==> flow/design.v <==
module cordic_dds # (
   parameter DW = 16,                
   parameter PIPE_DEPTH = 14,        
   parameter limP = 16'h4dba         
)
( 
   sin_o, cos_o, err_o,
   clk, phase_i
);
   input             clk;
   input [DW-1:0]    phase_i;        
   output [DW:0]     sin_o, cos_o;   
   output [DW:0]     err_o;          
   reg [DW:0] cos_r, sin_o_r;
   reg [DW:0] x[PIPE_DEPTH:0];
   reg [DW:0] y[PIPE_DEPTH:0];
   reg [DW:0] z[PIPE_DEPTH:0];
   reg [1:0] quadrant [PIPE_DEPTH:0];
   wire [DW:0] atan_rom[PIPE_DEPTH:0];
   assign atan_rom[0] = 8189;
   assign atan_rom[1] = 4834;
   assign atan_rom[2] = 2554;
   assign atan_rom[3] = 1296;
   assign atan_rom[4] = 650;
   assign atan_rom[5] = 325;
   assign atan_rom[6] = 162;
   assign atan_rom[7] = 81;
   assign atan_rom[8] = 40;
   assign atan_rom[9] = 20;
   assign atan_rom[10] = 10;
   assign atan_rom[11] = 5;
   assign atan_rom[12] = 2;
   assign atan_rom[13] = 1;
   assign atan_rom[14] = 0;
   always @ (posedge clk) begin  
      x[0] <= {1'b0, limP};
      y[0] <= 0;
      z[0] <= {3'b0, phase_i[DW-1-2:0]};  
   end
   always @ (posedge clk) begin  
      x[1] <= x[0] - y[0];
      y[1] <= x[0] + y[0];
      z[1] <= z[0] - atan_rom[0];  
   end
   generate
      genvar k;
      for(k=1; k<PIPE_DEPTH; k=k+1) begin
         always @ (posedge clk) begin
            if (z[k][DW]) begin  
               x[k+1] <= x[k] + {{k{y[k][DW]}},y[k][DW:k]};  
               y[k+1] <= y[k] - {{k{x[k][DW]}},x[k][DW:k]};  
               z[k+1] <= z[k] + atan_rom[k];
            end else begin
               x[k+1] <= x[k] - {{k{y[k][DW]}},y[k][DW:k]};
               y[k+1] <= y[k] + {{k{x[k][DW]}},x[k][DW:k]};
               z[k+1] <= z[k] - atan_rom[k];
            end
         end
      end
   endgenerate
   always @ (posedge clk) begin
      quadrant[0] <= phase_i[DW-1:DW-2];
   end
   generate
      genvar j;
      for(j=0; j<PIPE_DEPTH; j=j+1) begin
         always @ (posedge clk) begin
            quadrant[j+1] <= quadrant[j];
         end
      end
   endgenerate
   always @ (posedge clk)
      case(quadrant[PIPE_DEPTH])
         2'b00: begin
            cos_r <= x[PIPE_DEPTH];  
            sin_o_r <= y[PIPE_DEPTH];  
         end
         2'b01: begin
            cos_r <= ~(y[PIPE_DEPTH]) + 1'b1;  
            sin_o_r <= x[PIPE_DEPTH];  
         end
         2'b10: begin
            cos_r <= ~(x[PIPE_DEPTH]) + 1'b1;  
            sin_o_r <= ~(y[PIPE_DEPTH]) + 1'b1;  
         end
         2'b11: begin
            cos_r <= y[PIPE_DEPTH];  
            sin_o_r <= ~(x[PIPE_DEPTH]) + 1'b1;  
         end
      endcase
   assign cos_o = cos_r;
   assign sin_o = sin_o_r;
   assign err_o = z[PIPE_DEPTH];
endmodule
; ---- Tool chain data of cordic_dds
; Tool output for the design above before and after an edit, in the order of the flow.
; Lines under "orig" count in the file above, lines under "edited" in the edited file.
; "diff": "edited" minus "orig" as printed here.
; Operators carry their Yosys type and port widths (W data, S select, Z words).
; Cell names lack the library's common part.
; The mark n/a stands for no value.
[setup]
top_module = cordic_dds
clk_port = clk
lib = sky130hd
pvt_corner = tt_025C_1v80

; ---- The edit
; The edit as a unified diff against the file above.
; The edit is scripted: it alters the design's behaviour and was not made to optimise anything.
; begin of diff
@@ -54,5 +54,5 @@
                x[k+1] <= x[k] - {{k{y[k][DW]}},y[k][DW:k]};
                y[k+1] <= y[k] + {{k{x[k][DW]}},x[k][DW:k]};
-               z[k+1] <= z[k] - atan_rom[k];
+               z[k+1] <= z[k] ^ atan_rom[k];
             end
          end
; end of diff

; ---- Elaborated design
; Counts by Yosys on the flattened word-level netlist (proc, flatten, opt, wreduce). Print and check cells are left out. Cells with the same type and inputs are merged into one.
[op_classes]
columns = element, orig, edited, diff
row1 = n_addsub, 77, 64, -13
row2 = n_eq, 3, 3, 0
row3 = logic, 2, 15, 13
row4 = reduce_and_logical, 1, 1, 0
row5 = mux, 41, 41, 0
[op_table]
columns = op, orig, edited, diff
row1 = $mux W17, 37, 24, -13
row2 = $mux W16, 0, 13, 13
row3 = $not A2 Y2, 0, 4, 4
row4 = $not A3 Y3, 0, 3, 3
row5 = $not A1 Y1, 0, 2, 2
row6 = $not A4 Y4, 0, 2, 2
row7 = $sub A17 B1 Y17 const B, 1, 0, -1
row8 = $sub A17 B10 Y17 const B, 1, 0, -1
row9 = $sub A17 B11 Y17 const B, 1, 0, -1
row10 = $sub A17 B12 Y17 const B, 1, 0, -1
row11 = $sub A17 B13 Y17 const B, 1, 0, -1
row12 = $sub A17 B2 Y17 const B, 1, 0, -1
row13 = $sub A17 B3 Y17 const B, 1, 0, -1
row14 = $sub A17 B4 Y17 const B, 1, 0, -1
row15 = $sub A17 B5 Y17 const B, 1, 0, -1
row16 = $sub A17 B6 Y17 const B, 1, 0, -1
row17 = $sub A17 B7 Y17 const B, 1, 0, -1
row18 = $sub A17 B8 Y17 const B, 1, 0, -1
row19 = $sub A17 B9 Y17 const B, 1, 0, -1
row20 = $not A6 Y6, 0, 1, 1
row21 = $not A8 Y8, 0, 1, 1
; Operator kinds equal on both sides are left out: 24.
[bits]
columns = element, orig, edited, diff
row1 = input_bits, 17, 17, 0
row2 = wordCells, 182, 195, 13
row3 = output_inout_bits, 51, 51, 0
row4 = register_bits, 752, 752, 0

; ---- Logic depth
; Depth = most cells in a row (Yosys ltp): at word level without a register or memory, in the mapped netlist without a sequential cell, where the memories' decode and read muxes count.
[logic_depth]
columns = element, orig, edited, diff
row1 = word_depth, 3, 3, 0
row2 = ABC_AREA, 0, 0, n/a
row3 = mapped_depth, 17, 15, -2
row4 = ltp_nobuf, 17, 15, -2

; ---- Synthesis result
; Source: synth_stat.txt of the flow (Yosys; design flattened, memories mapped). It holds for the ABC_AREA given above (unset counts as 0); a run with the other value may have another netlist.
[mapped]
columns = element, orig, edited, diff
row1 = stdcells, 4873, 4515, -358
row2 = buf_cells, 61, 70, 9
row3 = flip_flops, 718, 718, 0
row4 = sequential_area_um2, 14373.8, 14373.8, 0.0
row5 = synth_area_um2, 43683.1, 40370.0, -3313.1
[types]
columns = cell_type, orig, edited, diff
row1 = ha_1, 597, 431, -166
row2 = a21oi_1, 495, 376, -119
row3 = o21ai_0, 279, 180, -99
row4 = nand2_1, 227, 301, 74
row5 = a21o_1, 189, 124, -65
row6 = o21ai_1, 3, 41, 38
row7 = inv_1, 284, 249, -35
row8 = nand4_1, 24, 58, 34
row9 = and3_1, 27, 53, 26
row10 = o21bai_1, 62, 39, -23
row11 = nor2_1, 406, 387, -19
row12 = xnor2_1, 442, 425, -17
row13 = nand3_1, 73, 88, 15
row14 = a211oi_1, 40, 27, -13
row15 = fa_1, 35, 22, -13
row16 = nand2b_1, 63, 51, -12
row17 = mux2_2, 18, 30, 12
row18 = o21a_1, 72, 62, -10
; Cell types equal on both sides are left out: 9.
; The list need not be complete.

; ---- Path before layout
; Source: OpenSTA report_checks on the synthesized netlist (no wires, ideal clock, input and output delay 20% of the period each), path of least setup slack; recovery checks are left aside. Register names are those of the netlist, which keeps one name where synthesis merged equal registers.
[synth_timing]
columns = element, orig, edited, diff
row1 = kind, register -> register, register -> register, n/a
row2 = startpoint, register z[4][16], register x[8][13], n/a
row3 = endpoint, register y[5][16], register y[9][16], n/a
row4 = setup_slack_ns, 1.498, 1.822, 0.324
row5 = delay_ns, 3.502, 3.178, -0.324
row6 = n_path_buf, 2, 0, -2
row7 = arrival_ns, 3.384, 3.058, -0.326
row8 = launch_ns, 0.000, 0.000, 0.000
row9 = path_stages, 13, 14, 1
row10 = t_required_ns, 4.882, 4.880, -0.002
row11 = tclk_ns, 5.0, 5.0, 0.0
row12 = setup_time_ns, 0.118, 0.120, 0.002
row13 = synth_period_reached_ns, 3.502, 3.178, -0.324
; "delay_ns" = arrival - input delay + setup time.
; "path_stages" counts driving pins, that of a launching flip-flop among them; a cell with two outputs on the path counts twice.
; "synth_period_reached_ns" = period - worst setup slack (recovery checks aside). The figure is calculated, with input and output delays left at 20% of the set period.
; Between the ends stands the longest chain of elaborated cells between them, by number of cells; it is not shown to be the way that was timed. Of several equally long chains one is given.
; Each line given opens the expression or statement behind the cell; cells for indexed reads and writes are added by Yosys, which also makes memories of some case tables.
[synth_between_orig]
path_cell_list = dfxtp_1 > clkbuf_1 > buf_1 > mux2i_1 > fa_1 > a211o_1 > a2111o_1 > a31oi_1 > o21ai_1 > a21o_1 > and4_4 > o32a_1 > xnor2_1
elab_chain_len = 1
cells_between = 1
lines_between = 1
cone_classes = mux: 1
[synth_rtl_orig]
columns = element, line_no
row1 = "start, declared", 17  ; reg [DW:0] z[PIPE_DEPTH:0];
row2 = "start, assigned", 52  ; z[k+1] <= z[k] + atan_rom[k];
row3 = "start, assigned", 56  ; z[k+1] <= z[k] - atan_rom[k];
row4 = $mux W17, 49  ; if (z[k][DW]) begin
row5 = "end, assigned", 51  ; y[k+1] <= y[k] - {{k{x[k][DW]}},x[k][DW:k]};
row6 = "end, assigned", 55  ; y[k+1] <= y[k] + {{k{x[k][DW]}},x[k][DW:k]};
row7 = "end, declared", 16  ; reg [DW:0] y[PIPE_DEPTH:0];
[synth_between_edited]
path_cell_list = dfxtp_1 > nor3_1 > nor3b_1 > nand2_1 > ha_1 > mux2_2 > ha_1 > a21o_1 > a21o_1 > a21oi_1 > nor2b_1 > a311oi_1 > o21ai_1 > xnor2_1
elab_chain_len = 2
cells_between = 3
lines_between = 3
cone_classes = add/sub: 2; mux: 1
[synth_rtl_edited]
columns = element, line_no
row1 = "start, declared", 15  ; reg [DW:0] x[PIPE_DEPTH:0];
row2 = "start, assigned", 50  ; x[k+1] <= x[k] + {{k{y[k][DW]}},y[k][DW:k]};
row3 = "start, assigned", 54  ; x[k+1] <= x[k] - {{k{y[k][DW]}},y[k][DW:k]};
row4 = $add A17 B17 Y17, 55  ; y[k+1] <= y[k] + {{k{x[k][DW]}},x[k][DW:k]};
row5 = $mux W17, 49  ; if (z[k][DW]) begin
row6 = "end, assigned", 51  ; y[k+1] <= y[k] - {{k{x[k][DW]}},x[k][DW:k]};
row7 = "end, assigned", 55
row8 = "end, declared", 16  ; reg [DW:0] y[PIPE_DEPTH:0];

; ---- Path in the finished layout
; Path of least setup slack in the final report of each run of pair A (OpenROAD, finished layout, wires in). Where an end is a register, its clock arrival counts in the times.
[layout_timing]
columns = element, orig, edited, diff
row1 = kind, register -> register, register -> register, n/a
row2 = startpoint, register y[4][4], register x[8][12], n/a
row3 = endpoint, register x[5][15], register y[9][16], n/a
row4 = t_required_ns, 4.51, 4.53, 0.02
row5 = launch_ns, 0.66, 0.64, -0.02
row6 = path_stages, 15, 14, -1
row7 = setup_time_ns, 0.12, 0.11, -0.01
row8 = setup_slack_ns, 0.35, 0.46, 0.11
row9 = n_path_buf, 1, 0, -1
row10 = tclk_ns, 4.0, 4.0, 0.0
row11 = arrival_ns, 4.16, 4.07, -0.09
; Between the ends stands the longest chain of elaborated cells between them, by number of cells; it is not shown to be the way that was timed. Of several equally long chains one is given.
[layout_between_orig]
path_cell_list = dfxtp_1 > inv_1 > ha_1 > nor3b_1 > nor2_1 > xnor2_1 > ha_1 > or2_2 > o41ai_2 > buf_4 > o21ai_0 > or4_1 > a31oi_1 > o21ai_0 > xor2_1
elab_chain_len = 2
cells_between = 3
lines_between = 3
cone_classes = add/sub: 2; mux: 1
[layout_rtl_orig]
columns = element, line_no
row1 = "start, declared", 16  ; reg [DW:0] y[PIPE_DEPTH:0];
row2 = "start, assigned", 51  ; y[k+1] <= y[k] - {{k{x[k][DW]}},x[k][DW:k]};
row3 = "start, assigned", 55  ; y[k+1] <= y[k] + {{k{x[k][DW]}},x[k][DW:k]};
row4 = $sub A17 B17 Y17, 54  ; x[k+1] <= x[k] - {{k{y[k][DW]}},y[k][DW:k]};
row5 = $mux W17, 49  ; if (z[k][DW]) begin
row6 = "end, assigned", 50  ; x[k+1] <= x[k] + {{k{y[k][DW]}},y[k][DW:k]};
row7 = "end, assigned", 54
row8 = "end, declared", 15  ; reg [DW:0] x[PIPE_DEPTH:0];
[layout_between_edited]
path_cell_list = dfxtp_1 > nor3_1 > nor3b_1 > nand2_1 > ha_1 > mux2_2 > ha_1 > a21o_1 > a21o_1 > a21oi_1 > nor2b_1 > a311oi_1 > o21ai_1 > xnor2_1
elab_chain_len = 2
cells_between = 3
lines_between = 3
cone_classes = add/sub: 2; mux: 1
[layout_rtl_edited]
columns = element, line_no
row1 = "start, declared", 15  ; reg [DW:0] x[PIPE_DEPTH:0];
row2 = "start, assigned", 50  ; x[k+1] <= x[k] + {{k{y[k][DW]}},y[k][DW:k]};
row3 = "start, assigned", 54  ; x[k+1] <= x[k] - {{k{y[k][DW]}},y[k][DW:k]};
row4 = $add A17 B17 Y17, 55  ; y[k+1] <= y[k] + {{k{x[k][DW]}},x[k][DW:k]};
row5 = $mux W17, 49  ; if (z[k][DW]) begin
row6 = "end, assigned", 51  ; y[k+1] <= y[k] - {{k{x[k][DW]}},x[k][DW:k]};
row7 = "end, assigned", 55
row8 = "end, declared", 16  ; reg [DW:0] y[PIPE_DEPTH:0];

; ---- Flow runs
; Runs of the flow (Yosys, OpenROAD) on both versions; the two runs of a pair have the same settings. The constraints put input and output delay at 20% of the set period each and load the outputs with 0.01 pF.
[settings_pair_A]
CORE_UTILIZATION = 40
period_ns = 4.0
CAP_MARGIN = 20
CORE_MARGIN = 2
SLEW_MARGIN = 20
[results_pair_A]
columns = element, orig, edited, diff
row1 = final_die_area_um2, 111867.0, 103481.0, -8386.0
row2 = period_reached_ns, 3.648, 3.541, -0.107
row3 = timing.setup.tns_ns, 0.000, 0.000, 0.000
row4 = fin_ws_ns, 0.352, 0.459, 0.107
row5 = fin_hold_ws_ns, 0.306, 0.311, 0.005
row6 = final_cell_area_um2, 49137.1, 45476.1, -3661.0
row7 = utilization_pct, 45.3, 45.5, 0.2
row8 = yosys_chip_area_um2, 43683.1, 40370.0, -3313.1
[settings_pair_B]
ABC_AREA = 1
CORE_UTILIZATION = 55
CTS_CLUSTER_DIAMETER = 376
CTS_CLUSTER_SIZE = 68
GPL_ROUTABILITY_DRIVEN = 1
GPL_TIMING_DRIVEN = 0
SLEW_MARGIN = 20
period_ns = 3.22
CAP_MARGIN = 20
CORE_MARGIN = 2
[results_pair_B]
columns = element, orig, edited, diff
row1 = final_die_area_um2, 95632.5, 86036.6, -9595.9
row2 = period_reached_ns, 2.983, 3.049, 0.066
row3 = timing.setup.tns_ns, 0.000, 0.000, 0.000
row4 = fin_ws_ns, 0.237, 0.171, -0.066
row5 = fin_hold_ws_ns, 0.298, 0.346, 0.048
row6 = final_cell_area_um2, 53875.4, 48485.3, -5390.1
row7 = utilization_pct, 58.6, 58.2, -0.4
row8 = yosys_chip_area_um2, 51246.6, 46039.2, -5207.4
; "period_reached_ns" is the run's clock period less its worst setup slack. It is reckoned from that one timing run; input and output delays stay at 20% of the period that was set.
